==> flow/design.v <==
module yuv_to_rgb (
input            clk             ,  
input            rst_n           ,  
input            start_conversion,  
input      [7:0] y               , 
input      [7:0] u               ,
input      [7:0] v               ,
output reg [7:0] r               , 
output reg [7:0] g               , 
output reg [7:0] b               ,
output reg       pixel_ready        
);
parameter signed [15:0] C_1_402 = 16'h059C;   
parameter signed [15:0] C_0_344 = 16'h0160;   
parameter signed [15:0] C_0_714 = 16'h02DB;   
parameter signed [15:0] C_1_772 = 16'h0716;   
wire signed [15:0] y_s;
wire signed [15:0] u_s;
wire signed [15:0] v_s;
wire signed [31:0] r_temp;
wire signed [31:0] g_temp;
wire signed [31:0] b_temp;
assign y_s = y;
assign u_s = u - 128;   
assign v_s = v - 128;   
assign r_temp = y_s + ((v_s * C_1_402) >>> 10);
assign g_temp = y_s - ((u_s * C_0_344) >>> 10) - ((v_s * C_0_714) >>> 10);
assign b_temp = y_s + ((u_s * C_1_772) >>> 10);
always @(posedge clk or negedge rst_n)	
	if (~rst_n)	            r <= 8'h00; else
	if (start_conversion) begin	
		if (r_temp < 0)	    r <= 8'h00; else
		if (r_temp > 255) 	r <= 8'hFF; else
											    r <= r_temp[7:0];
	end
always @(posedge clk or negedge rst_n)	
	if (~rst_n)	            g <= 8'h00; else
	if (start_conversion) begin	
		if (g_temp < 0)	    g <= 8'h00; else
		if (g_temp > 255) 	g <= 8'hFF; else
											    g <= g_temp[7:0];
	end
always @(posedge clk or negedge rst_n)	
	if (~rst_n)	            b <= 8'h00; else
	if (start_conversion) begin	
		if (b_temp < 0)	    b <= 8'h00; else
		if (b_temp > 255) 	b <= 8'hFF; else
											    b <= b_temp[7:0];
	end
always @(posedge clk or negedge rst_n)
	if (~rst_n)     	        pixel_ready <= 1'b0; else
	if (pixel_ready)          pixel_ready <= 1'b0; else
	if (start_conversion)	    pixel_ready <= 1'b1;
endmodule
module yuv422_to_rgb (
input             pclk               ,  
input             presetn            ,  
input      [31:0] paddr              ,  
input      [31:0] pwdata             ,  
output reg [31:0] prdata             ,  
input         	  pwrite             ,  
input         	  psel               ,  
input         	  penable            , 
output            pslverr            ,  
output            pready             ,  
output reg        irq                ,  
output reg [95:0] rgb_out               
);
localparam IDLE    = 3'd0;
localparam LOAD    = 3'd1;
localparam CONVERT = 3'd2;
reg  [7:0] yuv_mem [0:7];     
reg  [7:0] y0;                
reg  [7:0] u0;                
reg  [7:0] y1;                
reg  [7:0] v0;                
reg  [7:0] y2;                
reg  [7:0] u1;                
reg  [7:0] y3;                
reg  [7:0] v1;                
wire [7:0] r0;                
wire [7:0] g0;                
wire [7:0] b0;                
wire [7:0] r1;                
wire [7:0] g1;                
wire [7:0] b1;                
wire [7:0] r2;                
wire [7:0] g2;                
wire [7:0] b2;                
wire [7:0] r3;                
wire [7:0] g3;                
wire [7:0] b3;                
reg        cnt_writes;        
reg  [2:0] state;             
reg        start_conversion;  
wire [3:0] result_ready;      
yuv_to_rgb conv0 (.clk(pclk), .rst_n(presetn), .start_conversion(start_conversion), .y(y0), .u(u0), .v(v0), .r(r0), .g(g0), .b(b0), .pixel_ready(result_ready[0]));
yuv_to_rgb conv1 (.clk(pclk), .rst_n(presetn), .start_conversion(start_conversion), .y(y1), .u(u0), .v(v0), .r(r1), .g(g1), .b(b1), .pixel_ready(result_ready[1]));
yuv_to_rgb conv2 (.clk(pclk), .rst_n(presetn), .start_conversion(start_conversion), .y(y2), .u(u1), .v(v1), .r(r2), .g(g2), .b(b2), .pixel_ready(result_ready[2]));
yuv_to_rgb conv3 (.clk(pclk), .rst_n(presetn), .start_conversion(start_conversion), .y(y3), .u(u1), .v(v1), .r(r3), .g(g3), .b(b3), .pixel_ready(result_ready[3]));
assign pready  = 1'b1;
assign pslverr = 1'b0;
always @(posedge pclk or negedge presetn)
	if (~presetn)	prdata <= 32'd0; else
	if (psel & ~penable & ~pwrite)	
		case(paddr[7:0])
			8'h20: prdata <= (state == IDLE) ? {32'hFFFFFFFF} : {32'd0};
			8'h30: prdata <= {rgb_out[95:72], 8'd0};   
			8'h34: prdata <= {rgb_out[71:48], 8'd0};   
			8'h38: prdata <= {rgb_out[47:24], 8'd0};   
			8'h3c: prdata <= {rgb_out[23:0], 8'd0};   
		endcase           
always @(posedge pclk or negedge presetn)
	if (~presetn)	                        cnt_writes <= 'd0; else
	if (psel & penable & pready & pwrite)	cnt_writes <= cnt_writes + 'd1;
always @(posedge pclk or negedge presetn)
	if (~presetn)	                                     start_conversion <= 1'b0; else
	if (start_conversion)                              start_conversion <= 1'b0; else
	if (psel & penable & pready & pwrite & cnt_writes) start_conversion <= 1'b1;
always @(posedge pclk or negedge presetn)
	if (~presetn)      	irq <= 1'b0; else
	if (irq)					  irq <= 1'b0; else
	if (&result_ready)	irq <= 1'b1;
always @(posedge pclk or negedge presetn)
	if (~presetn)	                                                  state <= IDLE; else
	case(state)
		IDLE    : if (psel & ~penable & pwrite)                       state <= LOAD;     
		LOAD    : if (psel & penable & pready & pwrite & cnt_writes)  state <= CONVERT;  
		CONVERT : if (&result_ready)                                  state <= IDLE;     
	endcase
always @(posedge pclk or negedge presetn)
	if (~presetn) begin	yuv_mem[0] <= 8'd0;
	                    yuv_mem[1] <= 8'd0;
	                    yuv_mem[2] <= 8'd0;
	                    yuv_mem[3] <= 8'd0;
	                    yuv_mem[4] <= 8'd0;
	                    yuv_mem[5] <= 8'd0;
	                    yuv_mem[6] <= 8'd0;
	                    yuv_mem[7] <= 8'd0; end else
	if (psel & pwrite & ~penable) 
		case (paddr[7:0])                               
      8'h10: begin yuv_mem[0] <= pwdata[7:0];           
									 yuv_mem[1] <= pwdata[15:8];          
									 yuv_mem[2] <= pwdata[23:16];         
									 yuv_mem[3] <= pwdata[31:24]; end     
      8'h14: begin yuv_mem[4] <= pwdata[7:0];           
                   yuv_mem[5] <= pwdata[15:8];          
                   yuv_mem[6] <= pwdata[23:16];         
                   yuv_mem[7] <= pwdata[31:24]; end     
    endcase
always @(posedge pclk or negedge presetn)
	if (~presetn)	            rgb_out <= 96'd0; else
	if (&result_ready)	      rgb_out <= {r0, g0, b0, r1, g1, b1, r2, g2, b2, r3, g3, b3};  
always @(posedge pclk or negedge presetn)
	if (~presetn)	                    y0 <= 'd0; else
	if ((state == LOAD) & cnt_writes) y0 <= yuv_mem[0];
always @(posedge pclk or negedge presetn)
	if (~presetn)	                    u0 <= 'd0; else
	if ((state == LOAD) & cnt_writes) u0 <= yuv_mem[1];
always @(posedge pclk or negedge presetn)
	if (~presetn)	                    y1 <= 'd0; else
	if ((state == LOAD) & cnt_writes) y1 <= yuv_mem[2];
always @(posedge pclk or negedge presetn)
	if (~presetn)	                    v0 <= 'd0; else
	if ((state == LOAD) & cnt_writes) v0 <= yuv_mem[3];
always @(posedge pclk or negedge presetn)
	if (~presetn)	                    y2 <= 'd0; else
	if ((state == LOAD) & cnt_writes) y2 <= yuv_mem[4];
always @(posedge pclk or negedge presetn)
	if (~presetn)	                    u1 <= 'd0; else
	if ((state == LOAD) & cnt_writes) u1 <= yuv_mem[5];
always @(posedge pclk or negedge presetn)
	if (~presetn)	                    y3 <= 'd0; else
	if ((state == LOAD) & cnt_writes) y3 <= yuv_mem[6];
always @(posedge pclk or negedge presetn)
	if (~presetn)	                    v1 <= 'd0; else
	if ((state == LOAD) & cnt_writes) v1 <= yuv_mem[7];
endmodule
==> reports on yuv422_to_rgb <==
Reports on yuv422_to_rgb. Module yuv422_to_rgb before and after one edit of its RTL, step after step. "original" refers to lines of the RTL above, "edited" to lines of the edited file. "difference": "edited" minus "original" as printed here. "relative change": 100 x difference / "original". Library cell names are shortened. The mark -- stands for no value.

Top module: yuv422_to_rgb. Clock port: pclk. Standard-cell library: sky130hd. Corner: tt_025C_1v80.

Edit of the RTL. The edit as a unified diff against the file above. The edit is scripted: it alters the design's behaviour and was not made to optimise anything.

```diff
@@ -95,5 +95,13 @@
 reg        start_conversion;  
 wire [3:0] result_ready;      
-yuv_to_rgb conv0 (.clk(pclk), .rst_n(presetn), .start_conversion(start_conversion), .y(y0), .u(u0), .v(v0), .r(r0), .g(g0), .b(b0), .pixel_ready(result_ready[0]));
+wire [7:0] b0_0, b0_1;
+wire [7:0] r0_0, r0_1;
+wire [7:0] g0_0, g0_1;
+yuv_to_rgb conv0 (.clk(pclk), .rst_n(presetn), .start_conversion(start_conversion), .y(y0), .u(u0), .v(v0), .r(r0_0), .g(g0_0), .b(b0_0), .pixel_ready(result_ready[0]));
+yuv_to_rgb conv0_alt (.clk(pclk), .rst_n(presetn), .start_conversion(start_conversion), .y(y0),
+    .u(u0), .v(~v0), .r(r0_1), .g(g0_1), .b(b0_1));
+assign b0 = b0_0 ^ b0_1;
+assign r0 = r0_0 ^ r0_1;
+assign g0 = g0_0 ^ g0_1;
 yuv_to_rgb conv1 (.clk(pclk), .rst_n(presetn), .start_conversion(start_conversion), .y(y1), .u(u0), .v(v0), .r(r1), .g(g1), .b(b1), .pixel_ready(result_ready[1]));
 yuv_to_rgb conv2 (.clk(pclk), .rst_n(presetn), .start_conversion(start_conversion), .y(y2), .u(u1), .v(v1), .r(r2), .g(g2), .b(b2), .pixel_ready(result_ready[2]));
```

After elaboration. Yosys after proc, flatten, opt, wreduce and memory -nomap, before mapping. Print and check cells are not counted. Equal cells are merged and count once.

Storage and ports: flip-flop bits (word level) (original 362, edited 378, difference +16, relative change +4.42%); bits of input ports (original 69, edited 69, difference 0, relative change 0.00%); output and inout port bits (original 131, edited 131, difference 0, relative change 0.00%); cells after elaboration (original 161, edited 180, difference +19, relative change +11.80%).

Cells by class: $add $sub $neg (original 21, edited 24, difference +3, relative change +14.29%); multiply operators (original 8, edited 10, difference +2, relative change +25.00%); magnitude comparators (original 24, edited 28, difference +4, relative change +16.67%); eq/ne operators (original 12, edited 12, difference 0, relative change 0.00%); muxes and demuxes (original 39, edited 43, difference +4, relative change +10.26%); bitwise gates (word level) (original 11, edited 15, difference +4, relative change +36.36%); reduce/logical cells (original 8, edited 8, difference 0, relative change 0.00%).

Operators by type and width: 8-bit 2-to-1 mux (original 24, edited 28, difference +4, relative change +16.67%); 8-bit bitwise XOR (original 0, edited 3, difference +3); 32-bit by 9-bit > comparator with 1-bit output (second input constant) (original 12, edited 14, difference +2, relative change +16.67%); 32-bit by 1-bit less-than comparator with 1-bit output (second input constant) (original 12, edited 14, difference +2, relative change +16.67%); 9-bit by 11-bit adder with 12-bit output (original 8, edited 9, difference +1, relative change +12.50%); 9-bit by 11-bit multiplier with 20-bit output (second input constant) (original 4, edited 5, difference +1, relative change +25.00%); 10-bit by 10-bit subtractor with 11-bit output (original 4, edited 5, difference +1, relative change +25.00%); 8-bit by 8-bit subtractor with 9-bit output (second input constant) (original 4, edited 5, difference +1, relative change +25.00%); 9-bit by 10-bit multiplier with 19-bit output (second input constant) (original 2, edited 3, difference +1, relative change +50.00%); 8-bit inverter (original 0, edited 1, difference +1); 1-bit bitwise AND (original 9, edited 9, difference 0, relative change 0.00%); 1-bit 2-to-1 mux (original 9, edited 9, difference 0, relative change 0.00%); 8-bit by 6-bit equality test with 1-bit output (second input constant) (original 5, edited 5, difference 0, relative change 0.00%); 9-bit by 9-bit subtractor with 10-bit output (original 4, edited 4, difference 0, relative change 0.00%); 3-bit 2-to-1 mux (original 3, edited 3, difference 0, relative change 0.00%); 2-bit != test (second input constant) (original 3, edited 3, difference 0, relative change 0.00%); 2-bit AND reduction (original 3, edited 3, difference 0, relative change 0.00%); 8-bit by 5-bit equality test with 1-bit output (second input constant) (original 2, edited 2, difference 0, relative change 0.00%); 9-bit by 5-bit multiplier with 14-bit output (second input constant) (original 2, edited 2, difference 0, relative change 0.00%); 1-bit inverter (original 2, edited 2, difference 0, relative change 0.00%); 4-bit AND reduction (original 2, edited 2, difference 0, relative change 0.00%); 1-bit adder (second input constant) (original 1, edited 1, difference 0, relative change 0.00%); 3-bit by 1-bit equality test with 1-bit output (second input constant) (original 1, edited 1, difference 0, relative change 0.00%); 3-bit by 2-bit equality test with 1-bit output (second input constant) (original 1, edited 1, difference 0, relative change 0.00%); 3-bit zero test (original 1, edited 1, difference 0, relative change 0.00%); 32-bit 2-to-1 mux (original 1, edited 1, difference 0, relative change 0.00%); 3-bit case mux with 3-bit select (original 1, edited 1, difference 0, relative change 0.00%); 32-bit case mux with 5-bit select (original 1, edited 1, difference 0, relative change 0.00%).

The list need not be complete.

Depth. Yosys ltp: most cells in a row. Word level: on the elaborated netlist, between registers, memories and ports. Mapped: between sequential cells and ports; inverters and the memories' decode and read muxes count.

Depth: depth in word-level cells (original 7, edited 7, difference 0, relative change 0.00%); ABC_AREA (original 0, edited 0); mapped depth (original 31, edited 33, difference +2, relative change +6.45%); mapped depth without buffers (original 30, edited 32, difference +2, relative change +6.67%).

Mapped cells and area. The flow's flattened synthesis, as Yosys stat reports it; memories are mapped. The netlist is that of the ABC_AREA named above (0 if unset); the other value can give another one.

Cell types: ha_1 (original 462, edited 572, difference +110, relative change +23.81%); inv_1 (original 404, edited 502, difference +98, relative change +24.26%); nor2_1 (original 145, edited 199, difference +54, relative change +37.24%); xnor2_1 (original 90, edited 144, difference +54, relative change +60.00%); a21oi_1 (original 96, edited 131, difference +35, relative change +36.46%); o21bai_1 (original 11, edited 45, difference +34, relative change +309.09%); fa_1 (original 154, edited 180, difference +26, relative change +16.88%); mux4_2 (original 24, edited 0, difference -24, relative change -100.00%); a22oi_1 (original 25, edited 5, difference -20, relative change -80.00%); a211o_1 (original 8, edited 28, difference +20, relative change +250.00%); a221o_1 (original 2, edited 18, difference +16, relative change +800.00%); a222oi_1 (original 0, edited 16, difference +16); nand2_1 (original 94, edited 109, difference +15, relative change +15.96%); mux2_2 (original 217, edited 203, difference -14, relative change -6.45%); nor3_1 (original 36, edited 49, difference +13, relative change +36.11%); o21ai_0 (original 88, edited 100, difference +12, relative change +13.64%); a21o_1 (original 62, edited 50, difference -12, relative change -19.35%); xor2_1 (original 63, edited 52, difference -11, relative change -17.46%).

The list need not be complete.

Synthesis totals: cell count (original 2765, edited 3240, difference +475, relative change +17.18%); synthesis area (µm²) (original 29633.4, edited 32899.1, difference +3265.7, relative change +11.02%); sequential part of the area (µm²) (original 8884.8, edited 8884.8, difference 0.0, relative change 0.00%); flip-flops (original 355, edited 355, difference 0, relative change 0.00%); buffer cells (original 70, edited 86, difference +16, relative change +22.86%).

The figures by module come from a second, unflattened synthesis with its own total; it is not the netlist above.

Second synthesis, totals: cell total of the unflattened synthesis (original 4103, edited 4757, difference +654, relative change +15.94%); area total of the unflattened synthesis (µm²) (original 42087.9, edited 48351.4, difference +6263.5, relative change +14.88%).

Each row is one instance without its submodules.

Modules, original: yuv_to_rgb (instances 4, cells 862, area 7905.1 µm²); yuv422_to_rgb (instances 1, cells 655, area 10467.5 µm²).

Modules, edited: yuv_to_rgb (instances 5, cells 819, area 7581.0 µm²); yuv422_to_rgb (instances 1, cells 662, area 10446.3 µm²).

Worst setup path after synthesis. OpenSTA on the mapped netlist: ideal clock, no wires. The path of least setup slack (recovery checks aside). Input and output delay are each 20% of the period. Register names are those of the netlist, which keeps one name where synthesis merged equal registers.

Timing path post-synthesis: path kind (original flip-flop to flip-flop, edited flip-flop to flip-flop); start point (original register v1[7], edited register v0[7]); end point (original register conv2.g[0], edited register conv0.g[0]); clock period (ns) (original 9.0, edited 9.0, difference 0.0, relative change 0.00%); library setup time (ns) (original 0.123, edited 0.144, difference +0.021); arrival (ns) (original 7.139, edited 7.761, difference +0.622, relative change +8.71%); required time (ns) (original 8.877, edited 8.856, difference -0.021, relative change -0.24%); setup slack (ns) (original 1.739, edited 1.095, difference -0.644); path delay (ns) (original 7.262, edited 7.905, difference +0.643, relative change +8.85%); stages (original 29, edited 34, difference +5, relative change +17.24%); period reached after synthesis (ns) (original 7.261, edited 7.905, difference +0.644, relative change +8.87%).

"path delay" = arrival - input delay + setup time. "stages": output pins that drive a net of the path, with the launching flip-flop's if there is one; two outputs of one cell count as two. "period reached after synthesis" is the clock period less the worst setup slack; recovery checks do not enter. This is arithmetic on one report: input and output delays are still those of the set period (20% each). Between the ends stands the longest chain of elaborated cells between them, by number of cells; it is not shown to be the way that was timed. Of several equally long chains one is given. Each line given opens the expression or statement behind the cell; cells for indexed reads and writes are added by Yosys, which also makes memories of some case tables. A register here has more assigning lines than the two given.

On the way, post-synthesis, original:
Cells stage by stage: dfrtp_1 -> clkbuf_1 -> inv_1 -> ha_1 -> inv_1 -> ha_1 -> inv_1 -> fa_1 -> inv_1 -> fa_1 -> inv_1 -> fa_1 -> inv_1 -> ha_1 -> a21o_1 -> a31o_1 -> a41o_1 -> o41a_1 -> xor2_1 -> fa_1 -> inv_1 -> ha_1 -> or2_2 -> a21oi_1 -> a21oi_1 -> or2_2 -> a21oi_1 -> o211ai_1 -> o221a_2. For cells in the longest elaborated chain the number is 6.

RTL lines, path post-synthesis, original: start, declared (RTL line 80) `reg  [7:0] v1;`; start, assigned (RTL line 176) `if (~presetn) v1 <= 'd0; else`; start, assigned (RTL line 177) `if ((state == LOAD) & cnt_writes) v1 <= yuv_mem[7];`; 8-bit by 8-bit subtractor with 9-bit output (RTL line 25) `assign v_s = v - 128;`; 9-bit by 11-bit multiplier with 20-bit output (RTL line 27) `assign g_temp = y_s - ((u_s * C_0_344) >>> 10) - ((v_s * C_0_714) >>> 10);`; 10-bit by 10-bit subtractor with 11-bit output (RTL line 27); 32-bit by 9-bit > comparator with 1-bit output (RTL line 40) `if (g_temp > 255) g <= 8'hFF; else`; 8-bit 2-to-1 mux (RTL line 40); 8-bit 2-to-1 mux (RTL line 39) `if (g_temp < 0) g <= 8'h00; else`; end, assigned (RTL line 39); end, assigned (RTL line 41) `g <= g_temp[7:0];`; end, declared (RTL line 9) `output reg [7:0] g               ,`.

On the way, post-synthesis, edited:
Cells stage by stage: dfrtp_1 -> inv_1 -> clkbuf_1 -> ha_1 -> inv_1 -> ha_1 -> inv_1 -> fa_1 -> inv_1 -> fa_1 -> inv_1 -> fa_1 -> inv_1 -> ha_1 -> and4b_1 -> a221oi_1 -> a21oi_1 -> o21a_1 -> nor2_1 -> nor2b_1 -> nor2_1 -> xor2_1 -> ha_1 -> o21ai_0 -> a21oi_1 -> nor2_1 -> nor2_1 -> o31ai_1 -> maj3_1 -> o21bai_1 -> or4_1 -> a211oi_1 -> a311o_1 -> o221ai_1. For cells in the longest elaborated chain the number is 6.

RTL lines, path post-synthesis, edited: start, declared (RTL line 76) `reg  [7:0] v0;`; start, assigned (RTL line 172) `if (~presetn) v0 <= 'd0; else`; start, assigned (RTL line 173) `if ((state == LOAD) & cnt_writes) v0 <= yuv_mem[3];`; 8-bit by 8-bit subtractor with 9-bit output (RTL line 25) `assign v_s = v - 128;`; 9-bit by 11-bit multiplier with 20-bit output (RTL line 27) `assign g_temp = y_s - ((u_s * C_0_344) >>> 10) - ((v_s * C_0_714) >>> 10);`; 10-bit by 10-bit subtractor with 11-bit output (RTL line 27); 32-bit by 9-bit > comparator with 1-bit output (RTL line 40) `if (g_temp > 255) g <= 8'hFF; else`; 8-bit 2-to-1 mux (RTL line 40); 8-bit 2-to-1 mux (RTL line 39) `if (g_temp < 0) g <= 8'h00; else`; end, assigned (RTL line 39); end, assigned (RTL line 41) `g <= g_temp[7:0];`; end, declared (RTL line 9) `output reg [7:0] g               ,`.

Worst path after layout. From the final timing report of the runs of pair 1: the path of least setup slack in the routed layout; clock arrival at registers is part of the times.

Timing path post-layout: path kind (original flip-flop to flip-flop, edited flip-flop to flip-flop); start point (original register v0[1], edited register v0[0]); end point (original register conv1.g[4], edited register conv0.g[4]); clock period (ns) (original 9.0, edited 9.0, difference 0.0, relative change 0.00%); library setup time (ns) (original 0.15, edited 0.14, difference -0.01); arrival (ns) (original 8.41, edited 8.65, difference +0.24, relative change +2.85%); required time (ns) (original 9.40, edited 9.43, difference +0.03, relative change +0.32%); setup slack (ns) (original 0.99, edited 0.78, difference -0.21); stages (original 29, edited 31, difference +2, relative change +6.90%).

Between the ends stands the longest chain of elaborated cells between them, by number of cells; it is not shown to be the way that was timed. Of several equally long chains one is given. A register here has more assigning lines than the two given.

On the way, post-layout, original:
Cells stage by stage: dfrtp_1 -> inv_1 -> ha_1 -> fa_1 -> inv_1 -> ha_1 -> fa_1 -> ha_1 -> ha_1 -> and4bb_1 -> a31o_1 -> a21o_1 -> a21o_1 -> a31o_1 -> a21oi_1 -> xnor2_1 -> inv_1 -> fa_1 -> ha_1 -> a21o_1 -> a21oi_1 -> o21ai_0 -> a21oi_1 -> nor2_1 -> a211oi_2 -> xor2_1 -> a2bb2oi_1 -> a211oi_2 -> a211oi_1. For cells in the longest elaborated chain the number is 6.

RTL lines, path post-layout, original: start, declared (RTL line 76) `reg  [7:0] v0;`; start, assigned (RTL line 164) `if (~presetn) v0 <= 'd0; else`; start, assigned (RTL line 165) `if ((state == LOAD) & cnt_writes) v0 <= yuv_mem[3];`; 8-bit by 8-bit subtractor with 9-bit output (RTL line 25) `assign v_s = v - 128;`; 9-bit by 11-bit multiplier with 20-bit output (RTL line 27) `assign g_temp = y_s - ((u_s * C_0_344) >>> 10) - ((v_s * C_0_714) >>> 10);`; 10-bit by 10-bit subtractor with 11-bit output (RTL line 27); 32-bit by 9-bit > comparator with 1-bit output (RTL line 40) `if (g_temp > 255) g <= 8'hFF; else`; 8-bit 2-to-1 mux (RTL line 40); 8-bit 2-to-1 mux (RTL line 39) `if (g_temp < 0) g <= 8'h00; else`; end, assigned (RTL line 39); end, assigned (RTL line 41) `g <= g_temp[7:0];`; end, declared (RTL line 9) `output reg [7:0] g               ,`.

On the way, post-layout, edited:
Cells stage by stage: dfrtp_1 -> inv_1 -> ha_1 -> fa_1 -> ha_1 -> a21o_1 -> fa_1 -> inv_1 -> fa_1 -> inv_1 -> ha_1 -> and4b_1 -> a221oi_1 -> a21oi_1 -> o21a_1 -> nor2_1 -> nor2b_1 -> nor2_1 -> xor2_1 -> ha_1 -> o21ai_0 -> a21oi_1 -> nor2_1 -> nor2_1 -> o31ai_1 -> maj3_1 -> o21bai_1 -> or4_1 -> a211oi_1 -> a311o_1 -> o221ai_1. For cells in the longest elaborated chain the number is 6.

RTL lines, path post-layout, edited: start, declared (RTL line 76) `reg  [7:0] v0;`; start, assigned (RTL line 172) `if (~presetn) v0 <= 'd0; else`; start, assigned (RTL line 173) `if ((state == LOAD) & cnt_writes) v0 <= yuv_mem[3];`; 8-bit by 8-bit subtractor with 9-bit output (RTL line 25) `assign v_s = v - 128;`; 9-bit by 11-bit multiplier with 20-bit output (RTL line 27) `assign g_temp = y_s - ((u_s * C_0_344) >>> 10) - ((v_s * C_0_714) >>> 10);`; 10-bit by 10-bit subtractor with 11-bit output (RTL line 27); 32-bit by 9-bit > comparator with 1-bit output (RTL line 40) `if (g_temp > 255) g <= 8'hFF; else`; 8-bit 2-to-1 mux (RTL line 40); 8-bit 2-to-1 mux (RTL line 39) `if (g_temp < 0) g <= 8'h00; else`; end, assigned (RTL line 39); end, assigned (RTL line 41) `g <= g_temp[7:0];`; end, declared (RTL line 9) `output reg [7:0] g               ,`.

Measured runs. Both versions went through the flow (Yosys, OpenROAD) with the same settings in each pair. Constraints: input delay and output delay 20% of the set period each, output load 0.01 pF.

Settings, pair 1:
The figure for CORE_UTILIZATION is 40. The figure for period_ns is 9.0. The figure for CAP_MARGIN is 20. Under CORE_MARGIN stands 2. The entry for SLEW_MARGIN reads 20.

Results, pair 1: synthesis area (µm²) (original 29633.4, edited 32899.1, difference +3265.7, relative change +11.02%); overall die area (µm²) (original 76275.4, edited 84558.8, difference +8283.4, relative change +10.86%); standard-cell area after layout (µm²) (original 33843.7, edited 37204.4, difference +3360.7, relative change +9.93%); utilization in the final report (%) (original 46.2, edited 45.5, difference -0.7); worst setup slack after layout (ns) (original 0.993, edited 0.776, difference -0.217); final setup TNS (ns) (original 0.000, edited 0.000, difference 0.000); lowest hold slack (ns) (original 0.426, edited 0.430, difference +0.004); total design power (mW) (original 6.112, edited 7.674, difference +1.562, relative change +25.56%); period achieved (ns) (original 8.007, edited 8.224, difference +0.217, relative change +2.71%).

Settings, pair 2:
Under CORE_MARGIN stands 7. The figure for CORE_UTILIZATION is 38. For GPL_ROUTABILITY_DRIVEN the number is 0. For PLACE_DENSITY the number is 0.74. The entry for SLEW_MARGIN reads 15. The figure for period_ns is 6.51. The figure for CAP_MARGIN is 20.

Results, pair 2: synthesis area (µm²) (original 29633.4, edited 32899.1, difference +3265.7, relative change +11.02%); overall die area (µm²) (original 85998.5, edited 95011.9, difference +9013.4, relative change +10.48%); standard-cell area after layout (µm²) (original 37128.1, edited 41629.9, difference +4501.8, relative change +12.13%); utilization in the final report (%) (original 48.0, edited 48.7, difference +0.7); worst setup slack after layout (ns) (original -0.232, edited -0.626, difference -0.394); final setup TNS (ns) (original -3.953, edited -17.734, difference -13.781); lowest hold slack (ns) (original 0.421, edited 0.424, difference +0.003); total design power (mW) (original 9.352, edited 12.781, difference +3.429, relative change +36.67%); period achieved (ns) (original 6.742, edited 7.136, difference +0.394, relative change +5.84%).

"period achieved" = clock period - worst setup slack. The figure is calculated, with input and output delays left at 20% of the set period. "total design power" is the tool's figure for a default switching activity; nothing was simulated.
